==> flow/design.v <==
module AHB_Master_ALU_REG_pipelined (
    input wire        HCLK,        
    input wire        HRESETn,     
    output reg [31:0] HADDR,       
    output reg [2:0] HBURST,         
    output reg [2:0]  HSIZE,       
    output reg [1:0]  HTRANS,      
    output reg [31:0] HWDATA,      
    output reg        HWRITE,      
    input wire [31:0] HRDATA,      
    input wire        HREADY,      
    input wire        HRESP,
    input wire [63:0] cpu_inst
);
    wire [31:0] ReadData1, ReadData2;
    wire [31:0] ALUResult;
    reg RegWrite;
    reg [31:0] WriteData;
    reg type_data ;
    reg ALU_REG;
    reg write_read;
    reg [7:0] burst_length;
    reg [2:0] ReadReg1_ADDR;  
    reg [2:0] ReadReg2_ADDR;   
    reg [2:0] WriteReg_ADDR;   
    reg [2:0] AlU_OP;
    reg [2:0] WriteReg_ADDR2;
    reg [31:0] HWDATA_t;
    reg [31:0] HADDR_delay;
ALU alu(
    .A(ReadData1),
    .B(ReadData2),
    .AlU_OP(AlU_OP),
    .Result(ALUResult)
);
RegisterFile rf(
    .clk(HCLK),
    .rst_n(HRESETn),
    .ReadReg1_ADDR(ReadReg1_ADDR),
    .ReadReg2_ADDR(ReadReg2_ADDR),
    .WriteReg_ADDR(WriteReg_ADDR2),
    .WriteData(WriteData),
    .RegWrite(RegWrite),
    .ReadData1(ReadData1),
    .ReadData2(ReadData2)
);
localparam      IDLE         = 2'b00,
                BUSY     = 2'b01,
                NONSEQ   = 2'b10,
                SEQ      = 2'b11;
reg [9:0] burst_counter;
reg work;
always @(posedge HCLK or negedge HRESETn) begin
    if (!HRESETn)
        HADDR_delay <= 32'b0;
    else
        HADDR_delay <= cpu_inst [63:32];
end
always @(posedge HCLK or negedge HRESETn) begin
    if (!HRESETn)
    begin   
        HTRANS <= IDLE;   
        HADDR <= 32'b0;
        HBURST <= 3'b0;
        HSIZE <= 3'b0;
        HWDATA <= 32'b0;
        HWRITE <= 1'b0;
        RegWrite <= 1'b0;
        WriteData <= 32'b0;
        type_data <= 1'b0;
        ALU_REG <= 1'b0;
        write_read <= 1'b0;
        burst_length <= 8'b0;
        ReadReg1_ADDR <= 3'b0;
        ReadReg2_ADDR <= 3'b0;
        WriteReg_ADDR <= 3'b0;
        AlU_OP <= 3'b0;
        WriteReg_ADDR2 <= 3'b0;
        HWDATA_t <= 32'b0;
        burst_counter <= 10'b0;
        work <= 1'b0;
    end
    else
begin
        RegWrite <= 0;
        case (HTRANS)
            IDLE:begin
                if (type_data == 1)
                begin
                    if(ALU_REG)
                        begin
                            if(write_read)
                            begin
                                WriteData   <= ALUResult;
                                RegWrite    <= 1;
                            end                           
                             else
                            begin
                                HWDATA_t      <= ALUResult;
                                RegWrite    <= 0;
                            end                        end
                        else
                        begin
                            if (HWRITE)
                            begin
                                WriteData   <= HRDATA;
                                RegWrite    <= 1;
                            end
                            else
                            begin
                                HWDATA_t      <= ReadData1;
                                RegWrite    <= 0;
                            end
                        end
                        type_data <= 1;
                end
                type_data <= 1;
                HADDR <= HADDR_delay;
                HSIZE <= cpu_inst[6:4];  
                HWRITE <= cpu_inst[0];   
                HBURST <= cpu_inst[3:1];
                work <= cpu_inst[7];
                write_read <= cpu_inst [31];
                ALU_REG <= cpu_inst [18];
                burst_length <= cpu_inst[15:8];
                ReadReg1_ADDR <= cpu_inst[21:19]; 
                ReadReg2_ADDR <=  cpu_inst[24:22]; 
                WriteReg_ADDR <=  cpu_inst[27:25]; 
                WriteReg_ADDR2 <= WriteReg_ADDR;
                HWDATA <= HWDATA_t;
                AlU_OP <= cpu_inst [30:28];
                if (HREADY && work) begin
                    HTRANS <= NONSEQ;
                    burst_counter <= 0;        
                end
            end 
            BUSY:begin
                work <= cpu_inst[7];
                if (work) begin
                    HTRANS <= IDLE; 
                end
            end
            NONSEQ:begin
                type_data <= 1;
                HADDR <= HADDR_delay;
                HSIZE <= cpu_inst[6:4];  
                HWRITE <= cpu_inst[0];   
                HBURST <= cpu_inst[3:1];
                work <= cpu_inst[7];
                write_read <= cpu_inst [31];
                ALU_REG <= cpu_inst [18];
                burst_length <= cpu_inst[15:8];
                ReadReg1_ADDR <= cpu_inst[21:19]; 
                ReadReg2_ADDR <=  cpu_inst[24:22]; 
                WriteReg_ADDR <=  cpu_inst[27:25]; 
                WriteReg_ADDR2 <= WriteReg_ADDR;
                HWDATA <= HWDATA_t;
                AlU_OP <= cpu_inst [30:28];
                if(ALU_REG)
                        begin
                            if(write_read)
                            begin
                                WriteData   <= ALUResult;
                                RegWrite    <= 1;
                            end
                            else
                            begin
                                HWDATA_t      <= ALUResult;
                                RegWrite    <= 0;
                            end
                        end
                        else
                        begin
                            if (HWRITE)
                            begin
                                WriteData   <= HRDATA;
                                RegWrite    <= 1;
                            end
                            else
                            begin
                                HWDATA_t      <= ReadData1;
                                RegWrite    <= 0;
                            end
                        end
                if (HREADY) begin
                    if (!work)
                    HTRANS <= BUSY;
                    else if (HBURST) begin
                        type_data <= 1;
                        burst_counter <= burst_counter + 1;
                        HTRANS <= SEQ;
                    end else begin
                        type_data <= 1;
                        HTRANS <= IDLE;
                    end
                end
            end  
            SEQ:begin
                HWDATA <= HWDATA_t;
                ReadReg1_ADDR <= ReadReg1_ADDR +1;
                WriteReg_ADDR <=  WriteReg_ADDR;
                WriteReg_ADDR2 <= WriteReg_ADDR;
                RegWrite    <= 0;
                if (HREADY) begin
                    if(ALU_REG)
                        begin
                            if(write_read)
                            begin
                                WriteData   <= ALUResult;
                                RegWrite    <= 1;
                            end
                            else
                            begin
                                HWDATA_t      <= ALUResult;
                                RegWrite    <= 0;
                            end                        end
                        else
                        begin
                            if (HWRITE)
                            begin
                                WriteData   <= HRDATA;
                                RegWrite    <= 1;
                            end
                            else
                            begin
                                HWDATA_t      <= ReadData1;
                                RegWrite    <= 0;
                            end
                        end
                    HADDR <= HADDR + (4 << HSIZE); 
                        burst_counter <= burst_counter + 1;
                    if (!work)
                    HTRANS <= BUSY;
                    else if(HBURST == 3'b001 && burst_counter * HSIZE < 8'b11111111 && burst_counter < burst_length-1)
                    HTRANS <= SEQ;
                        else begin
                        HTRANS <= IDLE;
                    end
                end  
            end
            default:HTRANS <= IDLE;
        endcase
    end
end
endmodule
module ALU(
    input [31:0] A,    
    input [31:0] B,       
    input [2:0] AlU_OP,   
    output reg [31:0] Result 
);
    always @(*) begin
        case (AlU_OP)
            3'b000: Result = A + B;     
            3'b001: Result = A - B;     
            3'b010: Result = A & B;     
            3'b011: Result = A | B;     
            3'b100: Result = A ^ B;     
            3'b101: Result = ~A;        
            3'b110: Result = A << 1;    
            3'b111: Result = A >> 1;    
            default: Result = 8'b0;
        endcase
    end
endmodule
module RegisterFile(
    input clk,
    input rst_n,
    input [2:0] ReadReg1_ADDR,
    input [2:0] ReadReg2_ADDR,
    input [2:0] WriteReg_ADDR,
    input [31:0] WriteData,
    input RegWrite,
    output [31:0] ReadData1,
    output [31:0] ReadData2
);
    reg [31:0] registers [7:0]; 
    assign ReadData1 = registers[ReadReg1_ADDR];
    assign ReadData2 = registers[ReadReg2_ADDR];
    integer i;
    always @(posedge clk or negedge rst_n) begin
        if (!rst_n) begin
            for (i = 0; i < 8; i = i + 1)
                registers[i] <= 32'b0;
        end
        else if (RegWrite) begin
            registers[WriteReg_ADDR] <= WriteData;
        end
    end
endmodule
=== Reports on AHB_Master_ALU_REG_pipelined ===
The steps from the RTL of AHB_Master_ALU_REG_pipelined to its reports follow in flow order.
Line numbers count from 1 in the design file above.
Operators carry their Yosys type and port widths (W data, S select, Z words).
Cell names lack the library's common part.
A cell with - has no value.

* Top module: AHB_Master_ALU_REG_pipelined
* Clock input: HCLK
* Library: sky130hd
* Corner: tt_025C_1v80

=== Word level ===
Source: Yosys, flattened and elaborated. Widths are those after wreduce. Registers that Yosys merges into a memory's read port (data or address) are not register bits. Print and check cells do not count.

* Bits of input ports: 100
* Output and inout port bits: 73
* Bits in registers: 463
* Cells after elaboration: 148

* Bitwise logic cells: 4
* Multiplexer cells: 39
* $lt $le $gt $ge: 2
* Shift operators: 1
* Reductions and logical operators: 27
* Equal/unequal tests: 39
* $add $sub $neg: 6
* Multiply operators: 1

{| class="wikitable"
|+ Operators with widths
! kind !! number
|-
| $pmux W32 S8 || 3
|-
| $mux W32 || 11
|-
| $pmux W32 S3 || 2
|-
| $add A32 B32 Y32 || 2
|-
| $pmux W32 S2 || 1
|-
| $mux W10 || 5
|-
| $eq A3 B3 Y1 const B || 16
|-
| $lt A10 B32 Y1 || 1
|-
| $shl A3 B3 Y32 const A || 1
|-
| $sub A32 B32 Y32 || 1
|-
| $and A32 B32 Y32 || 1
|-
| $or A32 B32 Y32 || 1
|-
| $xor A32 B32 Y32 || 1
|-
| $not A32 Y32 || 1
|-
| $mul A10 B3 Y10 || 1
|-
| $pmux W10 S3 || 1
|-
| $eq A3 B2 Y1 const B || 8
|-
| $reduce_and A2 Y1 || 9
|-
| $mux W2 || 8
|-
| $eq A3 B1 Y1 const B || 5
|-
| $ne A2 B2 Y1 const B || 7
|-
| $logic_not A3 Y1 || 4
|-
| $add A10 B1 Y10 const B || 1
|-
| $lt A10 B8 Y1 const B || 1
|-
| $sub A8 B1 Y9 const B || 1
|-
| $pmux W2 S4 || 1
|-
| $reduce_bool A3 Y1 || 2
|-
| $reduce_or A3 Y1 || 2
|}

Other operator kinds: 14; their cells: 21.

=== Depth ===
Yosys ltp: most cells in a row. Word level: on the elaborated netlist, between registers, memories and ports. Mapped: between sequential cells and ports; inverters and the memories' decode and read muxes count.

* Depth after elaboration: 8
* ABC_AREA: 0
* Gate-level depth with buffers: 28
* Mapped depth without buffers: 24

=== After synthesis ===
Yosys stat after the flow's synthesis: flattened, memories mapped to cells. It holds for the ABC_AREA given above (unset counts as 0); a run with the other value may have another netlist.

* Standard cells after synthesis: 2864
* Area of sequential cells: 0.0115861 mm2
* Mapped flip-flops: 463
* Cell area after synthesis: 0.0285999 mm2
* Buffer cells: 192

{| class="wikitable"
|+ Cells by type
! cell !! number !! area in all (um2)
|-
| dfrtp_1 || 463 || 1.16E+04
|-
| mux2_2 || 345 || 3.88E+03
|-
| ha_1 || 142 || 1.78E+03
|-
| nand2_1 || 274 || 1.03E+03
|-
| a21oi_1 || 163 || 815.782
|-
| nor2_1 || 216 || 810.778
|-
| o21ai_0 || 156 || 780.749
|-
| mux2i_1 || 76 || 760.73
|-
| xnor2_1 || 58 || 507.987
|-
| clkbuf_1 || 132 || 495.475
|-
| inv_1 || 125 || 469.2
|-
| a222oi_1 || 36 || 360.346
|-
| a221oi_1 || 38 || 332.819
|-
| mux4_2 || 10 || 225.216
|-
| o31ai_1 || 27 || 202.694
|-
| fa_1 || 10 || 200.192
|-
| o21a_1 || 26 || 195.187
|-
| o22ai_1 || 29 || 181.424
|}

Other cell types: 80; their cells: 538.
The figures by module come from a second, unflattened synthesis with its own total; it is not the netlist above.

* Cells (unflattened synthesis): 2810
* Area (unflattened synthesis): 0.0290629 mm2

Each row is one instance without its submodules.

{| class="wikitable"
|+ By module
! module !! instances !! area (mm2) !! sequential area (mm2) !! cells
|-
| RegisterFile || 1 || 0.0136894 || 0.0064061 || 1115
|-
| AHB_Master_ALU_REG_pipelined || 1 || 0.0103624 || 0.00518 || 957
|-
| ALU || 1 || 0.0050111 || 0 || 738
|}

=== Path before layout ===
Source: OpenSTA report_checks on the synthesized netlist (no wires, ideal clock, input and output delay 20% of the period each), path of least setup slack; recovery checks are left aside. Register names are those of the netlist, which keeps one name where synthesis merged equal registers.

* Path kind: reg-to-reg
* Start point: reg ReadReg1_ADDR[2]
* End point: reg HWDATA_t[24]
* Stages: 24
* Delay of the path: 5.044 ns
* Library setup time: 0.121 ns
* Buffers on the path: 5
* Arrival: 4.923 ns
* Period: 6.0 ns
* Launch time at the first pin: 0.000 ns
* Setup slack: 0.956 ns
* Required time: 5.879 ns
* Synthesis period reached: 5.044 ns

"delay of the path" is the arrival time less input delay plus setup time.
"stages" counts driving pins, that of a launching flip-flop among them; a cell with two outputs on the path counts twice.
"synthesis period reached" = period - worst setup slack (recovery checks aside). The figure is calculated, with input and output delays left at 20% of the set period.
Between the ends stands the longest chain of elaborated cells between them, by number of cells; it is not shown to be the way that was timed. Of several equally long chains one is given.
A line is the first line of the expression or statement that the cell stems from. Yosys adds cells for indexed reads and writes and turns some case tables into memories.
At most two assigning lines are given for a register; there are more.

* Path through: dfrtp_1 -> clkbuf_1 -> inv_1 -> clkbuf_1 -> ha_1 -> nor4_1 -> nand2b_1 -> buf_2 -> buf_2 -> buf_2 -> a21oi_1 -> inv_1 -> ha_1 -> fa_1 -> nor2b_1 -> o21a_1 -> o21ai_0 -> a2111oi_0 -> nor2_1 -> or3_1 -> o2111ai_1 -> mux2i_1 -> o211a_1 -> o21ai_1
* Cells in the longest elaborated chain: 8
* Elaborated cells on any way between the ends: 22
* Those cells by class: 2 x add/sub; 7 x eq/ne; 8 x mux; 4 x logic; 1 x reduce/logical

{| class="wikitable"
|+ Ends and longest elaborated chain, after synthesis
! item !! line !! source
|-
| from (decl) || 23 || <nowiki>reg [2:0] ReadReg1_ADDR;</nowiki>
|-
| from (assign) || 126 || <nowiki>ReadReg1_ADDR <= cpu_inst[21:19];</nowiki>
|-
| from (assign) || 153 || <nowiki>ReadReg1_ADDR <= cpu_inst[21:19];</nowiki>
|-
| $eq A3 B3 Y1 || 278 || <nowiki>assign ReadData1 = registers[ReadReg1_ADDR];</nowiki>
|-
| $pmux W32 S8 || 278 ||
|-
| $sub A32 B32 Y32 || 255 || <nowiki>3'b001: Result = A - B;</nowiki>
|-
| $pmux W32 S8 || 253 || <nowiki>case (AlU_OP)</nowiki>
|-
| $mux W32 || 207 || <nowiki>if(write_read)</nowiki>
|-
| $mux W32 || 205 || <nowiki>if(ALU_REG)</nowiki>
|-
| $mux W32 || 204 || <nowiki>if (HREADY) begin</nowiki>
|-
| $pmux W32 S3 || 86 || <nowiki>case (HTRANS)</nowiki>
|-
| to (assign) || 99 || <nowiki>HWDATA_t      <= ALUResult;</nowiki>
|-
| to (assign) || 111 || <nowiki>HWDATA_t      <= ReadData1;</nowiki>
|-
| to (decl) || 28 || <nowiki>reg [31:0] HWDATA_t;</nowiki>
|}

=== Worst path after layout ===
From the final timing report of record 1: the path of least setup slack in the routed layout; clock arrival at registers is part of the times.

* Path kind: reg-to-reg
* Start point: reg ReadReg2_ADDR[2]
* End point: reg WriteData[29]
* Launch time at the first pin: 0.66 ns
* Library setup time: 0.09 ns
* Period: 6.0 ns
* Required time: 6.55 ns
* Stages: 25
* Arrival: 6.49 ns
* Setup slack: 0.06 ns
* Buffers on the path: 5

Between the ends stands the longest chain of elaborated cells between them, by number of cells; it is not shown to be the way that was timed. Of several equally long chains one is given.
At most two assigning lines are given for a register; there are more.

* Path through: dfrtp_2 -> buf_8 -> buf_6 -> buf_6 -> a221oi_1 -> a211oi_4 -> nor2_2 -> inv_2 -> ha_2 -> o21ai_1 -> nor4_4 -> nand2_2 -> nor2_4 -> buf_4 -> nand4_2 -> nand2_1 -> xnor2_1 -> ha_1 -> nand4_1 -> or4_4 -> a21oi_4 -> mux2i_2 -> a221oi_2 -> buf_4 -> o31ai_1
* Cells in the longest elaborated chain: 8
* Elaborated cells on any way between the ends: 20
* Those cells by class: 2 x add/sub; 7 x eq/ne; 7 x mux; 3 x logic; 1 x reduce/logical

{| class="wikitable"
|+ Ends and longest elaborated chain, post-layout
! item !! line !! source
|-
| from (decl) || 24 || <nowiki>reg [2:0] ReadReg2_ADDR;</nowiki>
|-
| from (assign) || 127 || <nowiki>ReadReg2_ADDR <=  cpu_inst[24:22];</nowiki>
|-
| from (assign) || 154 || <nowiki>ReadReg2_ADDR <=  cpu_inst[24:22];</nowiki>
|-
| $eq A3 B3 Y1 || 279 || <nowiki>assign ReadData2 = registers[ReadReg2_ADDR];</nowiki>
|-
| $pmux W32 S8 || 279 ||
|-
| $sub A32 B32 Y32 || 255 || <nowiki>3'b001: Result = A - B;</nowiki>
|-
| $pmux W32 S8 || 253 || <nowiki>case (AlU_OP)</nowiki>
|-
| $mux W32 || 207 || <nowiki>if(write_read)</nowiki>
|-
| $mux W32 || 205 || <nowiki>if(ALU_REG)</nowiki>
|-
| $mux W32 || 204 || <nowiki>if (HREADY) begin</nowiki>
|-
| $pmux W32 S3 || 86 || <nowiki>case (HTRANS)</nowiki>
|-
| to (assign) || 94 || <nowiki>WriteData   <= ALUResult;</nowiki>
|-
| to (assign) || 163 || <nowiki>WriteData   <= ALUResult;</nowiki>
|-
| to (decl) || 18 || <nowiki>reg [31:0] WriteData;</nowiki>
|}

AHB_Master_ALU_REG_pipelined through Yosys and OpenROAD on sky130hd: 5 stored runs, unordered, with their settings and measured results. The constraints put input and output delay at 20% of the set period each and load the outputs with 0.01 pF.
"period reached" is the run's clock period less its worst setup slack. It is reckoned from that one timing run; input and output delays stay at 20% of the period that was set.

=== Record 1 ===
{| class="wikitable"
! Setting !! Value
|-
| CAP_MARGIN || 0
|-
| CELL_PAD_IN_SITES_DETAIL_PLACEMENT || 1
|-
| CELL_PAD_IN_SITES_GLOBAL_PLACEMENT || 3
|-
| CORE_UTILIZATION || 40
|-
| CTS_CLUSTER_DIAMETER || 36
|-
| CTS_CLUSTER_SIZE || 85
|-
| GPL_ROUTABILITY_DRIVEN || 0
|-
| GPL_TIMING_DRIVEN || 0
|-
| MAX_ROUTING_LAYER || met4
|-
| MIN_ROUTING_LAYER || met1
|-
| PLACE_DENSITY || 0.6
|-
| SLEW_MARGIN || 30
|-
| period_ns || 6.0
|-
| CORE_MARGIN || 2
|-
! Result !! Value
|-
| Final setup TNS || 0.000 ns
|-
| Area of the standard cells in the finished layout || 0.0359457 mm2
|-
| Lowest setup slack || 0.062 ns
|-
| Cell area after synthesis || 0.0285999 mm2
|-
| Period reached || 5.938 ns
|-
| Die outline area || 0.0736552 mm2
|}

=== Record 2 ===
{| class="wikitable"
! Setting !! Value
|-
| CORE_UTILIZATION || 40
|-
| PLACE_DENSITY || 0.6
|-
| period_ns || 6.0
|-
| CAP_MARGIN || 20
|-
| CORE_MARGIN || 2
|-
| SLEW_MARGIN || 20
|-
! Result !! Value
|-
| Final setup TNS || 0.000 ns
|-
| Area of the standard cells in the finished layout || 0.0341715 mm2
|-
| Lowest setup slack || 0.345 ns
|-
| Cell area after synthesis || 0.0285999 mm2
|-
| Period reached || 5.655 ns
|-
| Die outline area || 0.0736552 mm2
|}

=== Record 3 ===
{| class="wikitable"
! Setting !! Value
|-
| CORE_MARGIN || 3
|-
| CORE_UTILIZATION || 44
|-
| CTS_CLUSTER_SIZE || 81
|-
| HOLD_SLACK_MARGIN || 0.28
|-
| MAX_ROUTING_LAYER || met5
|-
| PLACE_DENSITY_LB_ADDON || 0.08
|-
| SETUP_SLACK_MARGIN || 0.61
|-
| period_ns || 7.72
|-
| CAP_MARGIN || 20
|-
| SLEW_MARGIN || 20
|-
! Result !! Value
|-
| Final setup TNS || 0.000 ns
|-
| Area of the standard cells in the finished layout || 0.0329491 mm2
|-
| Lowest setup slack || 1.040 ns
|-
| Cell area after synthesis || 0.0285999 mm2
|-
| Period reached || 6.680 ns
|-
| Die outline area || 0.0680949 mm2
|}

=== Record 4 ===
{| class="wikitable"
! Setting !! Value
|-
| CORE_UTILIZATION || 26
|-
| PLACE_DENSITY || 0.6
|-
| period_ns || 5.77
|-
| CAP_MARGIN || 20
|-
| CORE_MARGIN || 2
|-
| SLEW_MARGIN || 20
|-
! Result !! Value
|-
| Final setup TNS || 0.000 ns
|-
| Area of the standard cells in the finished layout || 0.034403 mm2
|-
| Lowest setup slack || 0.256 ns
|-
| Cell area after synthesis || 0.0285999 mm2
|-
| Period reached || 5.514 ns
|-
| Die outline area || 0.112668 mm2
|}

=== Record 5 ===
{| class="wikitable"
! Setting !! Value
|-
| CORE_UTILIZATION || 40
|-
| PLACE_DENSITY || 0.6
|-
| SETUP_SLACK_MARGIN || -0.2
|-
| period_ns || 5.77
|-
| CAP_MARGIN || 20
|-
| CORE_MARGIN || 2
|-
| SLEW_MARGIN || 20
|-
! Result !! Value
|-
| Final setup TNS || 0.000 ns
|-
| Area of the standard cells in the finished layout || 0.033651 mm2
|-
| Lowest setup slack || 0.282 ns
|-
| Cell area after synthesis || 0.0285999 mm2
|-
| Period reached || 5.488 ns
|-
| Die outline area || 0.0736552 mm2
|}
